==> flow/design.v <==
`default_nettype none
module deserializer #(
    parameter ADDRW   = 24,
    parameter OPCODEW = 2
) (
    input  wire               clk,
    input  wire               rst_n,
    input  wire               spi_clk,
    input  wire               mosi,
    input  wire               cs_n,
    input  wire               aes_ready_in,
    input  wire               sha_ready_in,
    output reg                valid, 
    output reg  [OPCODEW-1:0] opcode,     
    output reg  [ADDRW-1:0]   key_addr,
    output reg  [ADDRW-1:0]   text_addr,
    output reg  [ADDRW-1:0]   dest_addr,
    output reg                valid_out
);
    localparam integer SHIFT_W = 1 + OPCODEW + (3 * ADDRW);
    localparam integer CW = $clog2(SHIFT_W + 1);
    localparam [CW-1:0] CNT_FULL = CW'(SHIFT_W) - 1;
    reg [1:0] r_clk;
    reg [1:0] r_cs_n;
    reg [1:0] r_mosi;    
    always @(posedge clk or negedge rst_n) begin
        if (!rst_n) begin        
            r_clk <= 2'b00;      
            r_cs_n <= 2'b11;     
            r_mosi <= 2'b00;
        end else begin
            r_clk <= {r_clk[0], spi_clk};
            r_cs_n <= {r_cs_n[0], cs_n};
            r_mosi <= {r_mosi[0], mosi};
        end
    end
    wire clk_posedge = (r_clk == 2'b01);   
    reg [CW-1:0] cnt;   
    reg [SHIFT_W-1:0] shift_reg;
    reg busy;   
    always @ (posedge clk or negedge rst_n) begin
        if (!rst_n) begin    
            cnt        <= {CW{1'b0}};
            shift_reg  <= {SHIFT_W{1'b0}};
            busy       <= 1'b0;
            valid      <= 1'b0;
            opcode     <= {OPCODEW{1'b0}};
            key_addr   <= {ADDRW{1'b0}};
            text_addr  <= {ADDRW{1'b0}};
            dest_addr  <= {ADDRW{1'b0}}; 
            valid_out  <= 1'b0;
        end else begin
            valid_out <= 1'b0;   
            if (~r_cs_n[1]) begin                      
                if (clk_posedge && !busy) begin
                    shift_reg <= {shift_reg[SHIFT_W-2:0], r_mosi[1]};
                    if (cnt == CNT_FULL) begin
                        busy <= 1'b1;                  
                        cnt  <= {CW{1'b0}};
                    end else begin
                        cnt <= cnt + 1'b1;             
                    end
                end
            end else begin
                if (!busy) begin
                    cnt       <= {CW{1'b0}};
                    shift_reg <= {SHIFT_W{1'b0}};
                end
            end
            if (shift_reg[3*ADDRW]) begin
                if (busy && sha_ready_in) begin
                    valid     <= shift_reg[SHIFT_W-1];
                    opcode    <= shift_reg[SHIFT_W-2 : 3*ADDRW];
                    key_addr  <= shift_reg[3*ADDRW-1 : 2*ADDRW]; 
                    text_addr <= shift_reg[2*ADDRW-1 : ADDRW];
                    dest_addr <= shift_reg[ADDRW-1 : 0];
                    valid_out <= 1'b1;   
                    busy      <= 1'b0;
                end
            end else begin
                if (busy && aes_ready_in) begin
                    valid     <= shift_reg[SHIFT_W-1];
                    opcode    <= shift_reg[SHIFT_W-2 : 3*ADDRW];
                    key_addr  <= shift_reg[3*ADDRW-1 : 2*ADDRW]; 
                    text_addr <= shift_reg[2*ADDRW-1 : ADDRW];
                    dest_addr <= shift_reg[ADDRW-1 : 0];
                    valid_out <= 1'b1;   
                    busy      <= 1'b0;
                end
            end
        end
    end
endmodule
module req_queue #(
    parameter ADDRW = 24,
    parameter OPCODEW = 2,
    parameter QDEPTH = 16
) (
    input wire clk,
    input wire rst_n,
    input wire valid_in,
    input wire ready_in_aes,
    input wire ready_in_sha,
    input wire [OPCODEW - 1:0] opcode,
    input wire [ADDRW - 1:0] key_addr,
    input wire [ADDRW - 1:0] text_addr,
    input wire [ADDRW - 1:0] dest_addr,
    output wire [3 * ADDRW + OPCODEW - 1:0] instr_aes,
    output wire valid_out_aes,
    output wire ready_out_aes,
    output wire [2 * ADDRW + OPCODEW - 1:0] instr_sha,
    output wire valid_out_sha,
    output wire ready_out_sha
);
    integer j, k;
    localparam integer SHA_INSTRW = 2 * ADDRW + OPCODEW;
    localparam integer AES_INSTRW = 3 * ADDRW + OPCODEW;
    localparam integer IDXW = (QDEPTH <= 1) ? 1 : $clog2(QDEPTH);
    localparam [IDXW - 1:0] LAST_IDX = IDXW'(QDEPTH - 1);
    reg [AES_INSTRW - 1:0] aesQueue [QDEPTH - 1:0];
    reg [IDXW - 1:0] aesReadIdx;
    reg [IDXW - 1:0] aesWriteIdx;
    reg aesFull;
    reg [SHA_INSTRW - 1:0] shaQueue [QDEPTH - 1:0];
    reg [IDXW - 1:0] shaReadIdx;
    reg [IDXW - 1:0] shaWriteIdx;
    reg shaFull;
    assign ready_out_aes = (aesReadIdx != aesWriteIdx || !aesFull) && rst_n;
    assign ready_out_sha = (shaReadIdx != shaWriteIdx || !shaFull) && rst_n;
    assign valid_out_aes = (aesReadIdx != aesWriteIdx || aesFull) && rst_n;
    assign valid_out_sha = (shaReadIdx != shaWriteIdx || shaFull) && rst_n;
    assign instr_aes = aesQueue[aesReadIdx];
    assign instr_sha = shaQueue[shaReadIdx];
    always @(posedge clk or negedge rst_n) begin 
        if (!rst_n) begin
            for (j = 0; j < QDEPTH; j = j + 1) aesQueue[j] <= {AES_INSTRW{1'b0}};
            aesReadIdx <= {IDXW{1'b0}};
            aesWriteIdx <= {IDXW{1'b0}};
            aesFull <= 0;
            for (k = 0; k < QDEPTH; k = k + 1) shaQueue[k] <= {SHA_INSTRW{1'b0}};
            shaReadIdx <= {IDXW{1'b0}};
            shaWriteIdx <= {IDXW{1'b0}};
            shaFull <= 0;
        end else begin
            if (valid_in) begin
                if (ready_out_aes) begin
                    if (opcode[0] == 0) begin
                        aesQueue[aesWriteIdx] <= {opcode, key_addr, text_addr, dest_addr};
                        if (aesWriteIdx == LAST_IDX) begin
                            if (aesReadIdx == {IDXW{1'b0}}) aesFull <= 1;
                            aesWriteIdx <= {IDXW{1'b0}};
                        end else begin
                            if (aesReadIdx == aesWriteIdx + 1) aesFull <= 1;
                            aesWriteIdx <= aesWriteIdx + 1;
                        end
                    end
                end
                if (ready_out_sha) begin
                    if (opcode[0] == 1) begin
                        shaQueue[shaWriteIdx] <= {opcode, text_addr, dest_addr};
                        if (shaWriteIdx == LAST_IDX) begin
                            if (shaReadIdx == {IDXW{1'b0}}) shaFull <= 1;
                            shaWriteIdx <= {IDXW{1'b0}};
                        end else begin
                            if (shaReadIdx == shaWriteIdx + 1) shaFull <= 1;
                            shaWriteIdx <= shaWriteIdx + 1;
                        end
                    end
                end
            end
            if (ready_in_aes && valid_out_aes) begin
                if (aesReadIdx == LAST_IDX) 
                    aesReadIdx <= {IDXW{1'b0}};
                else 
                    aesReadIdx <= aesReadIdx + 1;
                aesFull <= 0;
            end
            if (ready_in_sha && valid_out_sha) begin
                if (shaReadIdx == LAST_IDX) 
                    shaReadIdx <= {IDXW{1'b0}};
                else 
                    shaReadIdx <= shaReadIdx + 1;
                shaFull <= 0;
            end
        end
    end
endmodule
`default_nettype none
module aes_fsm #(
    parameter ADDRW = 24,
    parameter ACCEL_ID = 2'b10
)(
    input  wire              clk,
    input  wire              rst_n,
    input  wire              req_valid,
    input  wire [3*ADDRW+1:0] req_data,
    output reg               ready_req_out,      
    input wire               compq_ready_in,
    output reg [ADDRW-1:0]   compq_data_out,     
    output reg               valid_compq_out,    
    output reg               arb_req,
    input  wire              arb_grant,
    input  wire [2:0]        ack_in,
    output reg [ADDRW+7:0]   data_out
);
    localparam MEM_ID = 2'b00;
    localparam READY        = 4'b0000;
    localparam RDKEY        = 4'b0001;
    localparam WAIT_RDKEY   = 4'b0010;
    localparam RDTEXT       = 4'b0011;
    localparam WAIT_RDTXT   = 4'b0100;
    localparam HASHOP       = 4'b0101;
    localparam WAIT_HASHOP  = 4'b0110;
    localparam MEMWR        = 4'b0111;
    localparam WAIT_MEMWR   = 4'b1000;
    localparam COMPLETE     = 4'b1001;
    reg [3:0] state, next_state;
    reg [3*ADDRW+1:0] r_req_data;
    always @(posedge clk or negedge rst_n) begin
        if (!rst_n)
            state <= READY;
        else
            state <= next_state;
    end
    always @(*) begin
        next_state = state;
        case (state)
            READY: begin
                if (req_valid) next_state = RDKEY;
            end
            RDKEY: begin
                if (arb_grant) next_state = WAIT_RDKEY;
            end
            WAIT_RDKEY: begin
                if (ack_in == {1'b1, MEM_ID}) next_state = RDTEXT;
            end
            RDTEXT: begin
                if (arb_grant) next_state = WAIT_RDTXT;
            end
            WAIT_RDTXT: begin
                if (ack_in == {1'b1, MEM_ID}) next_state = HASHOP;
            end
            HASHOP: begin
                if (arb_grant) next_state = WAIT_HASHOP;
            end
            WAIT_HASHOP: begin
                if (ack_in == {1'b1, ACCEL_ID}) next_state = MEMWR;
            end
            MEMWR: begin
                if (arb_grant) next_state = WAIT_MEMWR;
            end
            WAIT_MEMWR: begin
                if (ack_in == {1'b1, MEM_ID}) next_state = COMPLETE;
            end
            COMPLETE: begin
                if (compq_ready_in) next_state = READY;
            end
            default: next_state = READY;
        endcase
    end
    always @(*) begin
        arb_req = 1'b0;
        ready_req_out = 1'b0;
        valid_compq_out = 1'b0;
        data_out = 'b0;
        compq_data_out = 'b0;
        case (state) 
            READY: begin
                ready_req_out = 1'b1;
            end
            RDKEY: begin
                arb_req = 1'b1;
                data_out = {r_req_data[3*ADDRW-1:2*ADDRW], 2'b00, ACCEL_ID, MEM_ID, 2'b00};
            end
            WAIT_RDKEY: begin
                data_out = {r_req_data[3*ADDRW-1:2*ADDRW], 2'b00, ACCEL_ID, MEM_ID, 2'b00};
            end
            RDTEXT: begin
                arb_req = 1'b1;
                data_out = {r_req_data[2*ADDRW-1:ADDRW], 2'b00, ACCEL_ID, MEM_ID, 2'b01};
            end
            WAIT_RDTXT: begin
                data_out = {r_req_data[2*ADDRW-1:ADDRW], 2'b00, ACCEL_ID, MEM_ID, 2'b01};
            end
            HASHOP: begin
                arb_req = 1'b1;
                data_out = {24'b0, r_req_data[3*ADDRW+1], 1'b0, ACCEL_ID, 4'b0011};
            end
            WAIT_HASHOP: begin
                data_out = {24'b0, r_req_data[3*ADDRW+1], 1'b0, ACCEL_ID, 4'b0011};
            end
            MEMWR: begin
                arb_req = 1'b1;
                data_out = {r_req_data[ADDRW-1:0], 2'b00, MEM_ID, ACCEL_ID, 2'b10};
            end
            WAIT_MEMWR: begin
                data_out = {r_req_data[ADDRW-1:0], 2'b00, MEM_ID, ACCEL_ID, 2'b10};
            end
            COMPLETE: begin
                compq_data_out = {r_req_data[ADDRW-1:0]};
                valid_compq_out = 1'b1;
            end
            default: begin
            end
        endcase
    end
    always @(posedge clk or negedge rst_n) begin
        if (!rst_n) begin
            r_req_data <= '0;
        end else if (req_valid && state == READY) begin
            r_req_data <= req_data;
        end
    end
endmodule
`default_nettype none
module sha_fsm #(
    parameter ADDRW = 24,
    parameter ACCEL_ID = 2'b01
)(
    input  wire              clk,
    input  wire              rst_n,
    input  wire              req_valid,
    input  wire [2*ADDRW+1:0] req_data,
    output reg               ready_req_out,      
    input wire               compq_ready_in,
    output reg [ADDRW-1:0]   compq_data_out,     
    output reg               valid_compq_out,    
    output reg               arb_req,
    input  wire              arb_grant,
    input  wire [2:0]        ack_in,
    output reg [ADDRW+7:0]   data_out
);
    localparam MEM_ID = 2'b00;
    localparam READY        = 4'b0000;
    localparam RDTEXT       = 4'b0001;
    localparam WAIT_RDTXT   = 4'b0010;
    localparam HASHOP       = 4'b0011;
    localparam WAIT_HASHOP  = 4'b0100;
    localparam MEMWR        = 4'b0101;
    localparam WAIT_MEMWR   = 4'b0110;
    localparam COMPLETE     = 4'b0111;
    reg [3:0] state, next_state;
    reg [2*ADDRW+1:0] r_req_data;
    always @(posedge clk or negedge rst_n) begin
        if (!rst_n)
            state <= READY;
        else
            state <= next_state;
    end
    always @(*) begin
        next_state = state;
        case (state)
            READY: begin
                if (req_valid) next_state = RDTEXT;
            end
            RDTEXT: begin
                if (arb_grant) next_state = WAIT_RDTXT;
            end
            WAIT_RDTXT: begin
                if (ack_in == {1'b1, MEM_ID}) next_state = HASHOP;
            end
            HASHOP: begin
                if (arb_grant) next_state = WAIT_HASHOP;
            end
            WAIT_HASHOP: begin
                if (ack_in == {1'b1, ACCEL_ID}) next_state = MEMWR;
            end
            MEMWR: begin
                if (arb_grant) next_state = WAIT_MEMWR;
            end
            WAIT_MEMWR: begin
                if (ack_in == {1'b1, MEM_ID}) next_state = COMPLETE;
            end
            COMPLETE: begin
                if (compq_ready_in) next_state = READY;
            end
            default: next_state = READY;
        endcase
    end
    always @(*) begin
        arb_req = 1'b0;
        ready_req_out = 1'b0;
        valid_compq_out = 1'b0;
        data_out = 'b0;
        compq_data_out = 'b0;
        case (state) 
            READY: begin
                ready_req_out = 1'b1;
            end
            RDTEXT: begin
                arb_req = 1'b1;
                data_out = {r_req_data[2*ADDRW-1:ADDRW], 2'b00, ACCEL_ID, MEM_ID, 2'b01};
            end
            WAIT_RDTXT: begin
                data_out = {r_req_data[2*ADDRW-1:ADDRW], 2'b00, ACCEL_ID, MEM_ID, 2'b01};
            end
            HASHOP: begin
                arb_req = 1'b1;
                data_out = {24'b0, r_req_data[2*ADDRW+1], 1'b0, ACCEL_ID, 4'b0011};
            end
            WAIT_HASHOP: begin
                data_out = {24'b0, r_req_data[2*ADDRW+1], 1'b0, ACCEL_ID, 4'b0011};
            end
            MEMWR: begin
                arb_req = 1'b1;
                data_out = {r_req_data[ADDRW-1:0], 2'b00, MEM_ID, ACCEL_ID, 2'b10};
            end
            WAIT_MEMWR: begin
                data_out = {r_req_data[ADDRW-1:0], 2'b00, MEM_ID, ACCEL_ID, 2'b10};
            end
            COMPLETE: begin
                compq_data_out = {r_req_data[ADDRW-1:0]};
                valid_compq_out = 1'b1;
            end
            default: begin
            end
        endcase
    end
    always @(posedge clk or negedge rst_n) begin
        if (!rst_n) begin
            r_req_data <= '0;
        end else if (req_valid && state == READY) begin
            r_req_data <= req_data;
        end
    end
endmodule
`default_nettype none
module bus_arbiter #(
    parameter ADDRW = 24
    ) (
    input wire clk,
    input wire rst_n,
    input wire sha_req,
    input wire aes_req,
    input wire [ADDRW+7:0] sha_data_in,
    input wire [ADDRW+7:0] aes_data_in,
    input wire bus_ready,
    output reg [7:0] data_out,
    output reg valid_out, 
    output wire aes_grant,
    output wire sha_grant,
    output wire [1:0] curr_mode_top,
    output wire [1:0] counter_top
);
localparam AES = 2'b01;
localparam SHA = 2'b10;
reg last_serviced;  
reg [1:0] curr_mode;  
reg [1:0] counter;
assign curr_mode_top = curr_mode;
assign counter_top = counter;
always @(*) begin
    if (counter == 2'b00) begin
        if (curr_mode == AES) begin
            data_out = aes_data_in[7:0];
            valid_out = 1'b1;
        end else if (curr_mode == SHA) begin
            data_out = sha_data_in[7:0];
            valid_out = 1'b1;
        end else begin
            data_out = 8'b0;  
            valid_out = 1'b0;
        end
    end else if (counter == 2'b01) begin
        if (curr_mode == AES) begin
            data_out = aes_data_in[15:8];
            valid_out = 1'b1;
        end else if (curr_mode == SHA) begin
            data_out = sha_data_in[15:8];
            valid_out = 1'b1;
        end else begin
            data_out = 8'b0;  
            valid_out = 1'b0;
        end
    end else if (counter == 2'b10) begin
        if (curr_mode == AES) begin
            data_out = aes_data_in[23:16];
            valid_out = 1'b1;
        end else if (curr_mode == SHA) begin
            data_out = sha_data_in[23:16];
            valid_out = 1'b1;
        end else begin
            data_out = 8'b0;  
            valid_out = 1'b0;
        end
    end else begin
        if (curr_mode == AES) begin
            data_out = aes_data_in[31:24];
            valid_out = 1'b1;
        end else if (curr_mode == SHA) begin
            data_out = sha_data_in[31:24];
            valid_out = 1'b1;
        end else begin
            data_out = 8'b0;  
            valid_out = 1'b0;
        end
    end
end
always @(posedge clk or negedge rst_n) begin
    if (!rst_n) begin
        last_serviced <= 1'b0;
        curr_mode <= 2'b00;
        counter <= 2'b00;
    end else begin
        if (curr_mode != 2'b00) begin
            if (bus_ready) counter <= counter + 1;
        end else begin
            if (sha_req && aes_req) begin 
                curr_mode <= last_serviced ? 2'b10 : 2'b01;
            end else if (aes_req) begin 
                curr_mode <= 2'b01;
            end else if (sha_req) begin
                curr_mode <= 2'b10;
            end else begin
                curr_mode <= 2'b00;
                counter <= 2'b00;
            end
        end
        if (counter == 2'b11 && bus_ready) begin
            if (curr_mode == AES) curr_mode <= (sha_req) ? SHA : 2'b00;
            else if (curr_mode == SHA) curr_mode <= (aes_req) ? AES : 2'b00;
        end
        if (curr_mode == AES) last_serviced <= 1'b1;
        else if (curr_mode == SHA) last_serviced <= 1'b0;
    end
end
assign aes_grant = (curr_mode == AES);
assign sha_grant = (curr_mode == SHA);
endmodule
module comp_queue #(
    parameter ADDRW  = 24,
    parameter QDEPTH = 32
)(
    input  wire clk,
    input  wire rst_n,
    input  wire                 valid_in_aes,
    input  wire                 valid_in_sha,
    input  wire [ADDRW-1:0]     dest_addr_aes,
    input  wire [ADDRW-1:0]     dest_addr_sha,
    output reg                  ready_out_aes,
    output reg                  ready_out_sha,
    output reg [ADDRW-1:0]      data_out,
    output reg                  valid_out,
    input  wire                 ready_in
);
    reg [ADDRW-1:0] mem [0:QDEPTH-1];
    localparam integer IDXW = (QDEPTH <= 1) ? 1 : $clog2(QDEPTH);
    localparam integer COUNTW = (QDEPTH <= 1) ? 1 : $clog2(QDEPTH + 1);
    localparam [IDXW-1:0] LAST_IDX = IDXW'(QDEPTH - 1);
    localparam [COUNTW-1:0] COUNT_MAX = QDEPTH;
    function [IDXW-1:0] increment_ptr;
        input [IDXW-1:0] val;
        increment_ptr = (val == LAST_IDX) ? {IDXW{1'b0}} : val + 1'b1;
    endfunction
    reg [IDXW-1:0] head, tail;
    reg [COUNTW-1:0] count;
    wire full  = (count == COUNT_MAX);
    wire empty = (count == {COUNTW{1'b0}});  
    reg rr_select;
    wire both_valid = valid_in_aes && valid_in_sha;
    wire aes_sel = (both_valid && !rr_select) || (valid_in_aes && !valid_in_sha);
    wire sha_sel = (both_valid && rr_select)  || (valid_in_sha && !valid_in_aes);
    wire enq_valid = (aes_sel && valid_in_aes) || (sha_sel && valid_in_sha);
    wire [ADDRW-1:0] enq_data =
        aes_sel ? dest_addr_aes :
        sha_sel ? dest_addr_sha :
        {ADDRW{1'b0}};
    wire enq_ready = !full;
    always @(*) begin
        ready_out_aes = !full && aes_sel;
        ready_out_sha = !full && sha_sel;
    end
    wire do_enq = enq_valid && enq_ready;
    wire do_deq = valid_out && ready_in;
    always @(posedge clk or negedge rst_n) begin
        if (!rst_n) begin
            head <= {IDXW{1'b0}};
            tail <= {IDXW{1'b0}};
            count <= {COUNTW{1'b0}};
            rr_select <= 0;
            valid_out <= 0;
            data_out <= 0;
        end else begin
            if (do_enq) begin
                mem[tail] <= enq_data;
                tail <= increment_ptr(tail);
            end
            if (both_valid)
                rr_select <= ~rr_select;
            if (!empty && !valid_out) begin
                data_out <= mem[head];
                valid_out <= 1;
            end
            if (do_deq) begin
                head <= increment_ptr(head);
                valid_out <= 0;
            end
            if (do_enq && do_deq)
                count <= count;
            else if (do_enq)
                count <= count + 1;
            else if (do_deq)
                count <= count - 1;
        end
    end
endmodule
module serializer #(
    parameter ADDRW = 24
) (
    input wire clk,
    input wire rst_n,       
    input wire n_cs,         
    input wire spi_clk,
    input wire valid_in,
    input wire [ADDRW-1:0]      addr,
    output reg  miso,
    output wire ready_out,
    output reg  err           
);
    localparam integer SHIFT_W  = ADDRW + 1;  
    localparam integer CW = (SHIFT_W <= 1) ? 1 : $clog2(SHIFT_W + 1);
    localparam [CW-1:0] CNT_INIT = CW'(SHIFT_W - 1);
    reg [CW-1:0] cnt;                                
    reg [SHIFT_W-1:0] PISOreg;                       
    reg [1:0] clkstat;                               
    wire negedgeSPI = (clkstat == 2'b10);            
    reg [1:0] sync_n_cs;                        
    reg [1:0] hist;                             
    reg valid_ncs;                              
    reg idle;                                   
    assign ready_out = idle && ~valid_ncs && negedgeSPI;
    always @(posedge clk or negedge rst_n) begin 
        if (!rst_n) begin
            clkstat <=0;
        end else begin
            clkstat <= {clkstat[0], spi_clk};
        end
    end
    always @(posedge clk or negedge rst_n) begin
        if (!rst_n) begin
            sync_n_cs <= 2'b11;                      
        end else begin
            sync_n_cs <= {sync_n_cs[0], n_cs};       
        end
    end
    always@(posedge clk or negedge rst_n) begin 
        if (!rst_n) begin  
            hist            <= 2'b11;
            valid_ncs       <= 1'b1;                       
        end else begin
            if (negedgeSPI) begin
                hist <= {hist[0], sync_n_cs[1]};           
                if (hist[1] == hist[0]) begin
                    valid_ncs <= hist[1]; 
                end
            end
        end
    end
    always @(posedge clk or negedge rst_n) begin
        if (!rst_n) begin 
            idle        <= 1;
            cnt         <= CNT_INIT;
            PISOreg     <= 0;
            miso        <= 1'b0;
            err         <= 1'b0;
        end
        else if (~valid_ncs) begin
            if (valid_in && idle && negedgeSPI) begin
                PISOreg     <= {1'b1 , addr};
                idle        <= 0;
                cnt         <= CNT_INIT;
                miso        <= 1'b1;
            end else if (negedgeSPI && !idle) begin
                miso        <= PISOreg[SHIFT_W-1];
                PISOreg     <= {PISOreg[SHIFT_W-2:0], 1'b0};
                if (cnt != 1) begin
                    cnt <= cnt - 1;
                end else begin 
                    idle <= 1;
                end
            end
        end else if (valid_ncs && !idle) begin  
            err         <= 1'b1;
            idle        <= 1;
            cnt         <= CNT_INIT;
            PISOreg     <= 0;
            miso        <= 1'b0;
        end else begin
            err <= 1'b0;
        end
    end
endmodule
`default_nettype none
module tt_um_control_top #(
  parameter ADDRW = 24,
  parameter OPCODEW = 2,
  parameter REQ_QDEPTH = 4,
  parameter COMP_QDEPTH = 4
  ) (
    input  wire       ena,       
    input  wire       clk,       
    input  wire       rst_n,     
    input  wire [7:0] ui_in, 
    output wire [7:0] uo_out, 
    input  wire [7:0] uio_in,     
    output wire [7:0] uio_out, 
    output wire [7:0] uio_oe      
);
  wire [7:0] in_bus = ui_in | uio_in;
  wire mosi = in_bus[0];
  wire spi_clk = in_bus[1];
  wire cs_n = in_bus[2];
  wire bus_ready = in_bus[3];
  wire [2:0] ack_in = in_bus[6:4];   
  wire miso;
  wire [7:0] data_bus_out;
  wire data_bus_valid;
  wire [7:0] out_bus;
  assign out_bus[0] = miso;
  assign out_bus[6:1] = data_bus_out[6:1];
  assign out_bus[7] = data_bus_valid;
  assign uio_out = out_bus;
  assign uo_out = out_bus;
  assign uio_oe = 8'b0 & {8{&{1'b0, ena, in_bus[7], data_bus_out[7], data_bus_out[0], 
                              valid, serializer_err, curr_mode_top, counter_top}}};
  localparam AES_INSTRW = 3*ADDRW + OPCODEW;
  localparam SHA_INSTRW = 2*ADDRW + OPCODEW;
  wire valid;
  wire [OPCODEW-1:0] opcode;
  wire [ADDRW-1:0] key_addr;
  wire [ADDRW-1:0] text_addr;
  wire [ADDRW-1:0] dest_addr;
  wire req_q_valid;
  deserializer #(.ADDRW(ADDRW), .OPCODEW(OPCODEW)) 
  deserializer_inst(.clk(clk), .rst_n(rst_n), .spi_clk(spi_clk), .mosi(mosi), .cs_n(cs_n), 
                    .aes_ready_in(aes_queue_ready), .sha_ready_in(sha_queue_ready), 
                    .valid(valid), .opcode(opcode), .key_addr(key_addr), .text_addr(text_addr), 
                    .dest_addr(dest_addr), .valid_out(req_q_valid));
  wire aes_fsm_ready, sha_fsm_ready;
  wire [AES_INSTRW-1:0] instr_aes;
  wire [SHA_INSTRW-1:0] instr_sha;
  wire valid_out_aes, valid_out_sha;
  wire aes_queue_ready, sha_queue_ready;
  req_queue #(.ADDRW(ADDRW), .OPCODEW(OPCODEW), .QDEPTH(REQ_QDEPTH)) 
  req_queue_inst(.clk(clk), .rst_n(rst_n), .valid_in(req_q_valid), .ready_in_aes(aes_fsm_ready), 
                 .ready_in_sha(sha_fsm_ready), .opcode(opcode), .key_addr(key_addr), .text_addr(text_addr), 
                 .dest_addr(dest_addr), .instr_aes(instr_aes), .valid_out_aes(valid_out_aes), 
                 .ready_out_aes(aes_queue_ready), .instr_sha(instr_sha), .valid_out_sha(valid_out_sha), 
                 .ready_out_sha(sha_queue_ready));
  wire compq_ready_aes, compq_ready_sha;
  wire [ADDRW-1:0] compq_aes_data, compq_sha_data;
  wire compq_aes_valid, compq_sha_valid;
  aes_fsm #(.ADDRW(ADDRW)) aes_fsm_inst (.clk(clk), .rst_n(rst_n), .req_valid(valid_out_aes), 
                                         .req_data(instr_aes), .ready_req_out(aes_fsm_ready), 
                                         .compq_ready_in(compq_ready_aes), .compq_data_out(compq_aes_data), 
                                         .valid_compq_out(compq_aes_valid), .arb_req(aes_arb_req), 
                                         .arb_grant(aes_arb_grant), .ack_in(ack_in), .data_out(aes_fsm_data));
  sha_fsm #(.ADDRW(ADDRW)) sha_fsm_inst (.clk(clk), .rst_n(rst_n), .req_valid(valid_out_sha), .req_data(instr_sha), 
                                         .ready_req_out(sha_fsm_ready), .compq_ready_in(compq_ready_sha), 
                                         .compq_data_out(compq_sha_data), .valid_compq_out(compq_sha_valid), 
                                         .arb_req(sha_arb_req), .arb_grant(sha_arb_grant), .ack_in(ack_in), 
                                         .data_out(sha_fsm_data));
  wire aes_arb_req, sha_arb_req;
  wire [ADDRW+7:0] aes_fsm_data, sha_fsm_data;
  wire aes_arb_grant, sha_arb_grant;
  wire [1:0] curr_mode_top;
  wire [1:0] counter_top;
  bus_arbiter #(.ADDRW(ADDRW)) 
  bus_arbiter_inst (.clk(clk), .rst_n(rst_n), .sha_req(sha_arb_req), .aes_req(aes_arb_req), .sha_data_in(sha_fsm_data), 
                    .aes_data_in(aes_fsm_data), .bus_ready(bus_ready), .data_out(data_bus_out), .valid_out(data_bus_valid), 
                    .aes_grant(aes_arb_grant), .sha_grant(sha_arb_grant), .curr_mode_top(curr_mode_top), .counter_top(counter_top));
  wire [ADDRW-1:0] compq_data;
  wire compq_valid_out;
  wire compq_ready_in;
  comp_queue #(.ADDRW(ADDRW), .QDEPTH(COMP_QDEPTH)) 
  comp_queue_inst (.clk(clk), .rst_n(rst_n), .valid_in_aes(compq_aes_valid), .valid_in_sha(compq_sha_valid), 
                   .dest_addr_aes(compq_aes_data), .dest_addr_sha(compq_sha_data), .ready_out_aes(compq_ready_aes), 
                   .ready_out_sha(compq_ready_sha), .data_out(compq_data), .valid_out(compq_valid_out), .ready_in(compq_ready_in));
  wire serializer_err;
  serializer #(.ADDRW(ADDRW)) 
  serializer_inst(.clk(clk), .rst_n(rst_n), .n_cs(cs_n), .spi_clk(spi_clk), .valid_in(compq_valid_out), .addr(compq_data), 
                  .miso(miso), .ready_out(compq_ready_in), .err(serializer_err));
endmodule
--- tool output ---
### Step by step through the tools: tt_um_control_top

Each step is given for the RTL above and for the edited RTL.
Lines under "unedited" count in the file above, lines under "edited" in the edited file.
"change": "edited" minus "unedited" as printed here. "relative change": 100 x difference / "unedited".
Operators carry their Yosys type and port widths (W data, S select, Z words).
Cell names lack the library's common part.
A cell with -- has no value.

* top module: tt_um_control_top
* clock: clk
* library: sky130hd
* library corner: tt_025C_1v80

### Diff

The edit as a unified diff against the file above.
The edit is scripted: it alters the design's behaviour and was not made to optimise anything.

```diff
@@ -693,5 +693,5 @@
 `default_nettype none
 module tt_um_control_top #(
-  parameter ADDRW = 24,
+  parameter ADDRW = 30,
   parameter OPCODEW = 2,
   parameter REQ_QDEPTH = 4,
```

### After elaboration

Yosys after proc, flatten, opt, wreduce and memory -nomap, before mapping. Print and check cells are not counted. Equal cells are merged and count once.

Storage and ports
* register bits: unedited 970, edited 1192, change +222, relative change +22.89%
* bits in latches: unedited 0, edited 0, change 0
* RAM bits: unedited 0, edited 0, change 0
* ROM bits: unedited 0, edited 0, change 0
* word width x clocked read ports: unedited 0, edited 0, change 0
* memories: unedited 0, edited 0, change 0

Operators by class
* add/subtract/negate cells: unedited 11, edited 11, change 0, relative change 0.00%
* $mul: unedited 0, edited 0, change 0
* div/mod/pow operators: unedited 0, edited 0, change 0
* magnitude comparators: unedited 0, edited 0, change 0
* equal/unequal tests: unedited 81, edited 81, change 0, relative change 0.00%
* shifts and indexed selects: unedited 0, edited 0, change 0
* mux-type cells: unedited 133, edited 133, change 0, relative change 0.00%
* bitwise gates (word level): unedited 5, edited 5, change 0, relative change 0.00%
* reduce/logical cells: unedited 109, edited 109, change 0, relative change 0.00%

Operator list
* $mux W24: unedited 13, edited 0, change -13, relative change -100.00%
* $mux W30: unedited 0, edited 13, change +13
* $mux W25: unedited 4, edited 0, change -4, relative change -100.00%
* $mux W31: unedited 0, edited 4, change +4
* $mux W74: unedited 3, edited 0, change -3, relative change -100.00%
* $mux W92: unedited 0, edited 3, change +3
* $pmux W24 S4: unedited 1, edited 0, change -1, relative change -100.00%
* $pmux W50 S4: unedited 1, edited 0, change -1, relative change -100.00%
* $pmux W74 S4: unedited 1, edited 0, change -1, relative change -100.00%
* $pmux W30 S4: unedited 0, edited 1, change +1
* $pmux W62 S4: unedited 0, edited 1, change +1
* $pmux W92 S4: unedited 0, edited 1, change +1

Unchanged operator kinds not shown: 51.

### Longest topological paths

Longest topological path by Yosys (ltp), each cell counted once; first at word level (registers and memories cut), then after technology mapping (sequential cells cut; the memories' decode and read muxes count).

Depth
* word-level depth: unedited 11, edited 11, change 0, relative change 0.00%
* ABC_AREA: unedited 0, edited 0
* depth in mapped cells: unedited 9, edited 9, change 0, relative change 0.00%
* depth with buffers taken out: unedited 7, edited 7, change 0, relative change 0.00%

### Mapped cells and area

Source: synth_stat.txt of the flow (Yosys; design flattened, memories mapped). It holds for the ABC_AREA given above (unset counts as 0); a run with the other value may have another netlist.

Synthesis totals
* cells in the netlist: unedited 2784, edited 3119, change +335, relative change +12.03%
* chip area (Yosys) (mm2): unedited 0.0358531, edited 0.0405514, change +0.0046983, relative change +13.10%
* flip-flop cells: unedited 856, edited 976, change +120, relative change +14.02%

Cells by type
* mux2_2: unedited 293, edited 436, change +143, relative change +48.81%
* dfrtp_1: unedited 750, edited 844, change +94, relative change +12.53%
* mux2_1: unedited 184, edited 95, change -89, relative change -48.37%
* nand2_1: unedited 236, edited 270, change +34, relative change +14.41%
* edfxtp_1: unedited 96, edited 120, change +24, relative change +25.00%
* buf_1: unedited 6, edited 29, change +23, relative change +383.33%
* o21ai_0: unedited 180, edited 202, change +22, relative change +12.22%
* a22o_1: unedited 84, edited 106, change +22, relative change +26.19%
* a222oi_1: unedited 139, edited 157, change +18, relative change +12.95%
* a21oi_1: unedited 144, edited 160, change +16, relative change +11.11%
* buf_4: unedited 46, edited 30, change -16, relative change -34.78%
* nor2_1: unedited 155, edited 170, change +15, relative change +9.68%
* buf_6: unedited 16, edited 31, change +15, relative change +93.75%
* mux2i_1: unedited 25, edited 31, change +6, relative change +24.00%
* a21o_1: unedited 10, edited 5, change -5, relative change -50.00%
* or3_1: unedited 7, edited 3, change -4, relative change -57.14%
* clkbuf_1: unedited 134, edited 137, change +3, relative change +2.24%
* nand3_1: unedited 31, edited 34, change +3, relative change +9.68%

Unchanged cell types not shown: 18.
Not every row of either side is listed.
The figures by module come from a second, unflattened synthesis with its own total; it is not the netlist above.

Unflattened totals
* cells (unflattened synthesis): unedited 3173, edited 3858, change +685, relative change +21.59%
* area total of the unflattened synthesis (mm2): unedited 0.0439947, edited 0.0529433, change +0.0089486, relative change +20.34%

Each row is one instance without its submodules.

By module, unedited
* req_queue: instances 1, cells 1551, area 0.0228807 mm2, sequential area 0.012562 mm2
* deserializer: instances 1, cells 387, area 0.0061984 mm2, sequential area 0.0041315 mm2
* comp_queue: instances 1, cells 406, area 0.0052325 mm2, sequential area 0.0037086 mm2
* aes_fsm (ADDRW=24): instances 1, cells 334, area 0.0041064 mm2, sequential area 0.0020782 mm2
* sha_fsm (ADDRW=24): instances 1, cells 197, area 0.0026225 mm2, sequential area 0.0014276 mm2
* serializer (ADDRW=24): instances 1, cells 151, area 0.0017504 mm2, sequential area 0.001011 mm2
* bus_arbiter (ADDRW=24): instances 1, cells 121, area 0.001021 mm2, sequential area 0.0001251 mm2
* tt_um_control_top: instances 1, cells 26, area 0.0001827 mm2, sequential area 0 mm2

By module, edited
* req_queue: instances 1, cells 1909, area 0.0277116 mm2, sequential area 0.0155649 mm2
* deserializer: instances 1, cells 468, area 0.0074171 mm2, sequential area 0.0050323 mm2
* comp_queue: instances 1, cells 492, area 0.0064011 mm2, sequential area 0.0045794 mm2
* aes_fsm (ADDRW=30): instances 1, cells 406, area 0.0050261 mm2, sequential area 0.0025287 mm2
* sha_fsm (ADDRW=30): instances 1, cells 237, area 0.0031605 mm2, sequential area 0.0017279 mm2
* serializer (ADDRW=30): instances 1, cells 199, area 0.0020232 mm2, sequential area 0.0011636 mm2
* bus_arbiter (ADDRW=30): instances 1, cells 121, area 0.001021 mm2, sequential area 0.0001251 mm2
* tt_um_control_top: instances 1, cells 26, area 0.0001827 mm2, sequential area 0 mm2

### Worst setup path after synthesis

Path of least setup slack by OpenSTA after synthesis, without wires, with an ideal clock, recovery checks aside; 20% of the period is set as input and as output delay. Where synthesis merged equal registers, the netlist keeps one of their names.

Path post-synthesis
* path type: unedited register to output, edited register to output
* start: unedited register bus_arbiter_inst.counter[0], edited register sha_fsm_inst.state
* end: unedited output port uo_out[2], edited output port uo_out[5]
* period (ns): unedited 10.0, edited 10.0, change 0.0, relative change 0.00%
* output delay (ns): unedited 2.000, edited 2.000, change 0.000, relative change 0.00%
* data arrival time (ns): unedited 1.938, edited 1.953, change +0.015, relative change +0.77%
* data required time (ns): unedited 8.000, edited 8.000, change 0.000, relative change 0.00%
* setup slack (ns): unedited 6.062, edited 6.047, change -0.015
* delay of the path (ns): unedited 1.938, edited 1.953, change +0.015, relative change +0.77%
* driving pins on the path: unedited 9, edited 9, change 0, relative change 0.00%
* buffers on the path: unedited 2, edited 3, change +1, relative change +50.00%
* synthesis period reached (ns): unedited 3.938, edited 3.953, change +0.015, relative change +0.38%

"delay of the path" = arrival - input delay + setup time.
A path that ends at an output port has no setup time.
"driving pins on the path" counts driving pins, that of a launching flip-flop among them; a cell with two outputs on the path counts twice.
"synthesis period reached" is the clock period less the worst setup slack; recovery checks do not enter. This is arithmetic on one report: input and output delays are still those of the set period (20% each).
Where an end lacks its bit number, it is one bit of the signal, or one of the new flip-flops if synthesis recoded a state register.
The rows between start and end are the longest chain of elaborated cells between them; the timing report does not say that the signal goes this way. Where chains are equally long, one stands for them.
Each line given opens the expression or statement behind the cell; cells for indexed reads and writes are added by Yosys, which also makes memories of some case tables.
A register here has more assigning lines than the two given.

On the way, post-synthesis, unedited:
* cells stage by stage: dfrtp_1 > inv_1 > ha_1 > clkbuf_1 > or3_1 > o22a_1 > o211ai_1 > o2bb2ai_1 > buf_4
* cells in the longest elaborated chain: 4

Ends and longest elaborated chain, post-synthesis, unedited
* start: declaration: line 449 `reg [1:0] counter;`
* start: assignment: line 503 `counter <= 2'b00;`
* start: assignment: line 506 `if (bus_ready) counter <= counter + 1;`
* $eq A2 B2 Y1: line 475 `end else if (counter == 2'b10) begin`
* $mux W7: line 475
* $mux W7: line 464 `end else if (counter == 2'b01) begin`
* $mux W7: line 453 `if (counter == 2'b00) begin`
* end: declaration: line 704 `output wire [7:0] uo_out,`

Nets of the timed path that keep an RTL name, with a line that drives or declares them; the list need not be complete.

Nets with RTL names, path post-synthesis, unedited (line)
* uio_out[2]: 453

On the way, post-synthesis, edited:
* cells stage by stage: dfrtp_1 > or2_2 > clkbuf_1 > clkbuf_1 > a221o_1 > o211ai_1 > o211ai_1 > o2bb2ai_1 > buf_4
* cells in the longest elaborated chain: 8

Ends and longest elaborated chain, post-synthesis, edited
* start: declaration: line 342 `reg [3:0] state, next_state;`
* start: assignment: line 346 `state <= READY;`
* start: assignment: line 348 `state <= next_state;`
* $eq A4 B3 Y1: line 386 `case (state)`
* $reduce_or A2 Y1
* $pmux W31 S3: line 386
* $mux W7: line 490 `end else if (curr_mode == SHA) begin`
* $mux W7: line 487 `if (curr_mode == AES) begin`
* $mux W7: line 475 `end else if (counter == 2'b10) begin`
* $mux W7: line 464 `end else if (counter == 2'b01) begin`
* $mux W7: line 453 `if (counter == 2'b00) begin`
* end: declaration: line 704 `output wire [7:0] uo_out,`

Nets with RTL names, path post-synthesis, edited (line)
* uio_out[5]: 453

### Path in the finished layout

From the final timing report of the runs of pair 1: the path of least setup slack in the routed layout; clock arrival at registers is part of the times.

Path post-layout
* path type: unedited register to output, edited register to output
* start: unedited register bus_arbiter_inst.curr_mode[1], edited register aes_fsm_inst.state
* end: unedited output port uo_out[1], edited output port uio_out[6]
* period (ns): unedited 10.0, edited 10.0, change 0.0, relative change 0.00%
* output delay (ns): unedited 2.00, edited 2.00, change 0.00, relative change 0.00%
* data arrival time (ns): unedited 3.79, edited 3.41, change -0.38, relative change -10.03%
* data required time (ns): unedited 8.00, edited 8.00, change 0.00, relative change 0.00%
* setup slack (ns): unedited 4.21, edited 4.59, change +0.38
* driving pins on the path: unedited 9, edited 7, change -2, relative change -22.22%
* buffers on the path: unedited 1, edited 1, change 0, relative change 0.00%

Where an end lacks its bit number, it is one bit of the signal, or one of the new flip-flops if synthesis recoded a state register.
The rows between start and end are the longest chain of elaborated cells between them; the timing report does not say that the signal goes this way. Where chains are equally long, one stands for them.
A register here has more assigning lines than the two given.

On the way, post-layout, unedited:
* cells stage by stage: dfrtp_1 > inv_1 > ha_1 > inv_1 > a21o_1 > o211ai_1 > o211ai_1 > o2bb2ai_1 > clkdlybuf4s50_1

Ends and longest elaborated chain, post-layout, unedited
* start: declaration: line 448 `reg [1:0] curr_mode;`
* start: assignment: line 509 `curr_mode <= last_serviced ? 2'b10 : 2'b01;`
* start: assignment: line 520 `if (curr_mode == AES) curr_mode <= (sha_req) ? SHA : 2'b00;`
* end: declaration: line 704 `output wire [7:0] uo_out,`

unedited: Chain of elaborated cells between the ends: none given.
Nets of the timed path that keep an RTL name, with a line that drives or declares them; the list need not be complete.

Nets with RTL names, path post-layout, unedited
* aes_arb_grant: line 527 `assign aes_grant = (curr_mode == AES);`

On the way, post-layout, edited:
* cells stage by stage: dfrtp_1 > or2_2 > a222oi_1 > mux2i_1 > a211o_1 > and3_1 > clkdlybuf4s50_1
* cells in the longest elaborated chain: 7

Ends and longest elaborated chain, post-layout, edited
* start: declaration: line 217 `reg [3:0] state, next_state;`
* start: assignment: line 221 `state <= READY;`
* start: assignment: line 223 `state <= next_state;`
* $eq A4 B3 Y1: line 267 `case (state)`
* $reduce_or A2 Y1
* $pmux W31 S4: line 267
* $mux W7: line 487 `if (curr_mode == AES) begin`
* $mux W7: line 475 `end else if (counter == 2'b10) begin`
* $mux W7: line 464 `end else if (counter == 2'b01) begin`
* $mux W7: line 453 `if (counter == 2'b00) begin`
* end: declaration: line 706 `output wire [7:0] uio_out,`

### Flow runs

Runs of the flow (Yosys, OpenROAD) on both versions; the two runs of a pair have the same settings. The constraints put input and output delay at 20% of the set period each and load the outputs with 0.01 pF.

Flow settings, pair 1:
* period_ns: 10.0
* CAP_MARGIN: 20
* CORE_MARGIN: 2
* CORE_UTILIZATION: 40
* SLEW_MARGIN: 20

Final reports, pair 1
* post-synthesis cell area (mm2): unedited 0.0358531, edited 0.0405514, change +0.0046983, relative change +13.10%
* full die area (mm2): unedited 0.0920425, edited 0.103942, change +0.0118995, relative change +12.93%
* standard-cell area after layout (mm2): unedited 0.0397506, edited 0.0452334, change +0.0054828, relative change +13.79%
* final design utilization (%): unedited 44.8, edited 45.1, change +0.3
* lowest setup slack (ns): unedited 4.206, edited 4.594, change +0.388
* total negative slack on setup checks (ns): unedited 0.000, edited 0.000, change 0.000
* worst hold slack (ns): unedited 0.347, edited 0.355, change +0.008
* total design power (mW): unedited 9.018, edited 8.434, change -0.584, relative change -6.48%
* period achieved (ns): unedited 5.794, edited 5.406, change -0.388, relative change -6.70%

Flow settings, pair 2:
* ABC_AREA: 0
* CAP_MARGIN: 10
* CORE_MARGIN: 3
* CORE_UTILIZATION: 63
* GPL_TIMING_DRIVEN: 1
* MAX_ROUTING_LAYER: met4
* SETUP_SLACK_MARGIN: 0.15
* SLEW_MARGIN: 30
* TNS_END_PERCENT: 30
* period_ns: 3.49

Final reports, pair 2
* post-synthesis cell area (mm2): unedited 0.0358531, edited 0.0405514, change +0.0046983, relative change +13.10%
* full die area (mm2): unedited 0.0598071, edited 0.0674467, change +0.0076396, relative change +12.77%
* standard-cell area after layout (mm2): unedited 0.039897, edited 0.0455061, change +0.0056091, relative change +14.06%
* final design utilization (%): unedited 71.6, edited 71.7, change +0.1
* lowest setup slack (ns): unedited 0.119, edited 0.133, change +0.014
* total negative slack on setup checks (ns): unedited 0.000, edited 0.000, change 0.000
* worst hold slack (ns): unedited 0.352, edited 0.347, change -0.005
* total design power (mW): unedited 26.423, edited 24.006, change -2.417, relative change -9.15%
* period achieved (ns): unedited 3.371, edited 3.357, change -0.014, relative change -0.42%

"period achieved" = clock period - worst setup slack. The figure is calculated, with input and output delays left at 20% of the set period.
"total design power" rests on the timing tool's default activity at the inputs, not on a simulated workload.
--- end ---
